==> flow/design.v <==
`timescale 1ns/1ps
module dut #(
    parameter int DATAW = 16
)(
    input  wire                 clk,
    input  wire                 rst_n,
    input  wire                 in_valid,
    output wire                 in_ready,
    input  wire signed [DATAW-1:0] in_data,
    output reg                  out_valid,
    input  wire                 out_ready,
    output reg signed [2*DATAW-1:0] out_data
);
    assign in_ready = rst_n && (!out_valid || out_ready);
    always @(posedge clk or negedge rst_n) begin
        if (!rst_n) begin
            out_valid <= 1'b0;
            out_data  <= '0;
        end else begin
            if (in_valid && in_ready) begin
                out_data  <= in_data * in_data;  
                out_valid <= 1'b1;
            end else if (out_valid && out_ready) begin
                out_valid <= 1'b0;
            end
        end
    end
endmodule
Step by step through the tools: dut
Tool output for the design above, in the order of the flow.
Line numbers count from 1 in the design file above.
Operators: Yosys type, input widths -> output width; for muxes data width and select width s.
Library cell names are shortened.
Not given: -
- top module: dut
- clock port: clk
- cell library: sky130hd
- timing corner: tt_025C_1v80

Word level
Yosys after proc, flatten, opt, wreduce and memory -nomap, before mapping. Memory bits, and registers merged into a memory's read port (data or address), are not among the register bits. Print and check cells are not counted. Equal cells are merged and count once.
- register bits after elaboration: 33
- bits of input ports at 20
- output and inout bits at 34
- elaborated cells at 11
- multipliers: 1
- muxes and demuxes: 2
- noted reduce/logical cells: 6
- operators by type and width (cell ; count):
    $mul 16x16->32 ; 1
    $logic_and 1x1->1 ; 3
    $reduce_bool 2->1 ; 1
    $mux 1 ; 2
    $logic_or 1x1->1 ; 1
    $logic_not 1->1 ; 1

Logic depth
Depth = most cells in a row (Yosys ltp): at word level without a register or memory, in the mapped netlist without a sequential cell, where the memories' decode and read muxes count.
- noted word-level depth: 5
- ABC_AREA: 1
- depth in mapped cells at 28
- noted depth with buffers taken out: 26

Netlist
The flow's flattened synthesis, as Yosys stat reports it; memories are mapped. The netlist is that of the ABC_AREA named above (0 if unset); the other value can give another one.
The area totals of this step are shown rounded.
- noted standard cells after synthesis: 1419
- mapped area at 11000 um^2
- area of sequential cells: 800 um^2
- noted mapped flip-flops: 32
- buffer cells: 40
- cells by type (cell ; count ; total area (um^2)):
    fa_1 ; 233 ; 4.66E+03
    inv_1 ; 433 ; 1.63E+03
    nand2_1 ; 350 ; 1313.76
    ha_1 ; 89 ; 1.11E+03
    dfrtp_1 ; 32 ; 800.768
    nand3_1 ; 50 ; 250.24
    nor2_1 ; 46 ; 172.666
    xnor2_1 ; 15 ; 131.376
    a21oi_1 ; 25 ; 125.12
    clkbuf_1 ; 33 ; 123.869
    xor2_1 ; 9 ; 78.826
    nand4_1 ; 12 ; 75.072
    o21ai_0 ; 13 ; 65.062
    nor2_2 ; 10 ; 62.56
    nand2_2 ; 8 ; 50.048
    nor3_2 ; 5 ; 50.048
    o21bai_1 ; 6 ; 45.043
    nor3_1 ; 7 ; 35.034
Not listed: further types 16, cells in them 43.

Timing after synthesis
OpenSTA on the mapped netlist: ideal clock, no wires. The path of least setup slack (recovery checks aside). Input and output delay are each 20% of the period. Register names are those of the netlist, which keeps one name where synthesis merged equal registers.
- kind: input to register
- start: in in_data[1]
- end: reg out_data[31]
- noted clock period: 7.5 ns
- noted external input delay: 1.500 ns
- library setup time: 0.118 ns
- launch time at the first pin: 1.500 ns
- noted arrival time: 6.761 ns
- data required time: 7.382 ns
- noted path slack: 0.621 ns
- path delay: 5.379 ns
- stages on the path at 25
- buffers on the path at 2
- noted synthesis period reached: 6.879 ns
"path delay" = arrival - input delay + setup time.
"stages on the path": output pins that drive a net of the path, with the launching flip-flop's if there is one; two outputs of one cell count as two.
"synthesis period reached" is the clock period less the worst setup slack; recovery checks do not enter. This is arithmetic on one report: input and output delays are still those of the set period (20% each).
The rows between start and end are the longest chain of elaborated cells between them; the timing report does not say that the signal goes this way. Where chains are equally long, one stands for them.
Each line given opens the expression or statement behind the cell; cells for indexed reads and writes are added by Yosys, which also makes memories of some case tables.
- path through: clkbuf_1 clkbuf_1 nand2_1 inv_1 fa_1 fa_1 inv_1 fa_1 fa_1 inv_1 fa_1 inv_1 fa_1 inv_1 ha_1 nand2_2 nor2_2 inv_1 nor3_2 and2_1 nand2_1 nand2_1 nand2_1 nand3_1 nand2_1
- noted length of the longest elaborated chain: 1
- elaborated cells on any way between the ends: 1
- source lines of those cells: 1
- classes of those cells: mul: 1
- ends and longest elaborated chain, post-synthesis (item ; RTL line ; text):
    start, declared ; 9 ; input  wire signed [DATAW-1:0] in_data,
    $mul 16x16->32 ; 21 ; out_data  <= in_data * in_data;
    end, assigned ; 18 ; out_data  <= '0;
    end, assigned ; 21 ;
    end, declared ; 12 ; output reg signed [2*DATAW-1:0] out_data

Path in the finished layout
From the final timing report of stored run 1: the path of least setup slack in the routed layout; clock arrival at registers is part of the times.
- kind: input to register
- start: in in_data[2]
- end: reg out_data[28]
- noted clock period: 10.9 ns
- noted external input delay: 2.18 ns
- library setup time: 0.12 ns
- launch time at the first pin: 2.18 ns
- noted arrival time: 8.26 ns
- data required time: 11.06 ns
- noted path slack: 2.80 ns
- stages on the path at 24
- buffers on the path at 2
The rows between start and end are the longest chain of elaborated cells between them; the timing report does not say that the signal goes this way. Where chains are equally long, one stands for them.
- path through: clkdlybuf4s50_1 buf_4 nand2_1 inv_1 fa_1 fa_2 inv_1 fa_1 fa_1 inv_1 fa_1 inv_1 fa_1 inv_1 ha_1 nand2_1 nor2_1 nand2_1 nor3_1 nand2_1 nand2_1 nand2_1 nand3_1 nand2_1
- noted length of the longest elaborated chain: 1
- elaborated cells on any way between the ends: 1
- source lines of those cells: 1
- classes of those cells: mul: 1
- ends and longest elaborated chain, after layout (item ; RTL line ; text):
    start, declared ; 9 ; input  wire signed [DATAW-1:0] in_data,
    $mul 16x16->32 ; 21 ; out_data  <= in_data * in_data;
    end, assigned ; 18 ; out_data  <= '0;
    end, assigned ; 21 ;
    end, declared ; 12 ; output reg signed [2*DATAW-1:0] out_data

Settings and measured results of 4 stored flow runs for module dut (sky130hd), not sorted in any way. The constraints put input and output delay at 20% of the set period each and load the outputs with 0.01 pF.
"critical path time" means the part of the period allowed to the worst setup path (the constraints hold back 20% at inputs and 20% at outputs) less its slack; where the path has registers, the arrival times of their clocks count too.
Measured values are rounded.

Stored run 1

==> flow/run.sh <==
#!/bin/bash
# the make line also repeats the synthesis and layout settings of config.mk as NAME=value (left out here)
make -C /OpenROAD-flow-scripts/flow DESIGN_CONFIG=/design/flow/config.mk WORK_HOME=/design/flow/orfs CLKGATE_MAP_FILE= finish
==> flow/config.mk <==
export PLATFORM = sky130hd
export DESIGN_NAME = dut
export DESIGN_NICKNAME = dut
export VERILOG_FILES = /design/flow/design.v
export SDC_FILE = /design/flow/constraint.sdc
export NUM_CORES = 4
export LEC_CHECK = 0
export ABC_AREA = 1
export CAP_MARGIN = 20
export CELL_PAD_IN_SITES_DETAIL_PLACEMENT = 1
export CELL_PAD_IN_SITES_GLOBAL_PLACEMENT = 1
export CORE_ASPECT_RATIO = 1.15
export CORE_MARGIN = 6
export CORE_UTILIZATION = 19
export CTS_CLUSTER_DIAMETER = 87
export CTS_CLUSTER_SIZE = 64
export GPL_ROUTABILITY_DRIVEN = 1
export GPL_TIMING_DRIVEN = 1
export HOLD_SLACK_MARGIN = 0.16
export MAX_ROUTING_LAYER = met4
export MIN_ROUTING_LAYER = met1
export SETUP_SLACK_MARGIN = 2.44
export SLEW_MARGIN = 5
export TNS_END_PERCENT = 60
==> flow/constraint.sdc <==
create_clock -name core_clock -period 10.9 [get_ports {clk}]
set_input_delay 2.1800 -clock core_clock [delete_from_list [all_inputs] [get_ports {clk}]]
set_output_delay 2.1800 -clock core_clock [all_outputs]
set_load 0.01 [all_outputs]

Measured in stored run 1:
- final setup TNS at 0.000 ns
- critical path time at 5.92 ns
- worst setup path kind: input to register
- noted the worst setup slack after layout: 2.8 ns
- final design utilization at 22%
- total die area: 64000 um^2
- netlist area reported by Yosys: 11000 um^2
- noted the worst hold slack in the final report: 0.48 ns

Stored run 2

==> flow/run.sh <==
#!/bin/bash
# the make line also repeats the synthesis and layout settings of config.mk as NAME=value (left out here)
make -C /OpenROAD-flow-scripts/flow DESIGN_CONFIG=/design/flow/config.mk WORK_HOME=/design/flow/orfs CLKGATE_MAP_FILE= finish
==> flow/config.mk <==
export PLATFORM = sky130hd
export DESIGN_NAME = dut
export DESIGN_NICKNAME = dut
export VERILOG_FILES = /design/flow/design.v
export SDC_FILE = /design/flow/constraint.sdc
export NUM_CORES = 4
export LEC_CHECK = 0
export CAP_MARGIN = 5
export CORE_MARGIN = 2
export CORE_UTILIZATION = 40
export PLACE_DENSITY = 0.6
export SLEW_MARGIN = 20
==> flow/constraint.sdc <==
create_clock -name core_clock -period 4.27 [get_ports {clk}]
set_input_delay 0.8540 -clock core_clock [delete_from_list [all_inputs] [get_ports {clk}]]
set_output_delay 0.8540 -clock core_clock [all_outputs]
set_load 0.01 [all_outputs]

Measured in stored run 2:
- final design utilization at 58%
- noted the worst hold slack in the final report: 0.48 ns
- critical path time at 5.07 ns
- worst setup path kind: input to register
- noted the worst setup slack after layout: -1.7 ns
- netlist area reported by Yosys: 10000 um^2
- total die area: 27000 um^2
- final setup TNS at -34 ns

Stored run 3

==> flow/run.sh <==
#!/bin/bash
# the make line also repeats the synthesis and layout settings of config.mk as NAME=value (left out here)
make -C /OpenROAD-flow-scripts/flow DESIGN_CONFIG=/design/flow/config.mk WORK_HOME=/design/flow/orfs CLKGATE_MAP_FILE= finish
==> flow/config.mk <==
export PLATFORM = sky130hd
export DESIGN_NAME = dut
export DESIGN_NICKNAME = dut
export VERILOG_FILES = /design/flow/design.v
export SDC_FILE = /design/flow/constraint.sdc
export NUM_CORES = 4
export LEC_CHECK = 0
export ABC_AREA = 1
export CAP_MARGIN = 25
export CELL_PAD_IN_SITES_GLOBAL_PLACEMENT = 3
export CORE_ASPECT_RATIO = 0.67
export CORE_MARGIN = 2
export CORE_UTILIZATION = 32
export GPL_ROUTABILITY_DRIVEN = 1
export MIN_ROUTING_LAYER = met1
export PLACE_DENSITY = 0.76
export SLEW_MARGIN = 20
==> flow/constraint.sdc <==
create_clock -name core_clock -period 11.9 [get_ports {clk}]
set_input_delay 2.3800 -clock core_clock [delete_from_list [all_inputs] [get_ports {clk}]]
set_output_delay 2.3800 -clock core_clock [all_outputs]
set_load 0.01 [all_outputs]

Measured in stored run 3:
- noted the worst hold slack in the final report: 0.48 ns
- total die area: 36000 um^2
- final setup TNS at 0.000 ns
- netlist area reported by Yosys: 11000 um^2
- critical path time at 6.44 ns
- worst setup path kind: input to register
- final design utilization at 36%
- noted the worst setup slack after layout: 3.1 ns

Stored run 4

==> flow/run.sh <==
#!/bin/bash
# the make line also repeats the synthesis and layout settings of config.mk as NAME=value (left out here)
make -C /OpenROAD-flow-scripts/flow DESIGN_CONFIG=/design/flow/config.mk WORK_HOME=/design/flow/orfs CLKGATE_MAP_FILE= finish
==> flow/config.mk <==
export PLATFORM = sky130hd
export DESIGN_NAME = dut
export DESIGN_NICKNAME = dut
export VERILOG_FILES = /design/flow/design.v
export SDC_FILE = /design/flow/constraint.sdc
export NUM_CORES = 4
export LEC_CHECK = 0
export CAP_MARGIN = 20
export CELL_PAD_IN_SITES_GLOBAL_PLACEMENT = 1
export CORE_MARGIN = 6
export CORE_UTILIZATION = 19
export CTS_CLUSTER_DIAMETER = 87
export GPL_ROUTABILITY_DRIVEN = 0
export GPL_TIMING_DRIVEN = 0
export SLEW_MARGIN = 5
==> flow/constraint.sdc <==
create_clock -name core_clock -period 7.5 [get_ports {clk}]
set_input_delay 1.5000 -clock core_clock [delete_from_list [all_inputs] [get_ports {clk}]]
set_output_delay 1.5000 -clock core_clock [all_outputs]
set_load 0.01 [all_outputs]

Measured in stored run 4:
- noted the worst setup slack after layout: 0.26 ns
- noted the worst hold slack in the final report: 0.48 ns
- critical path time at 5.74 ns
- worst setup path kind: input to register
- total die area: 60000 um^2
- final setup TNS at 0.000 ns
- netlist area reported by Yosys: 10000 um^2
- final design utilization at 22%
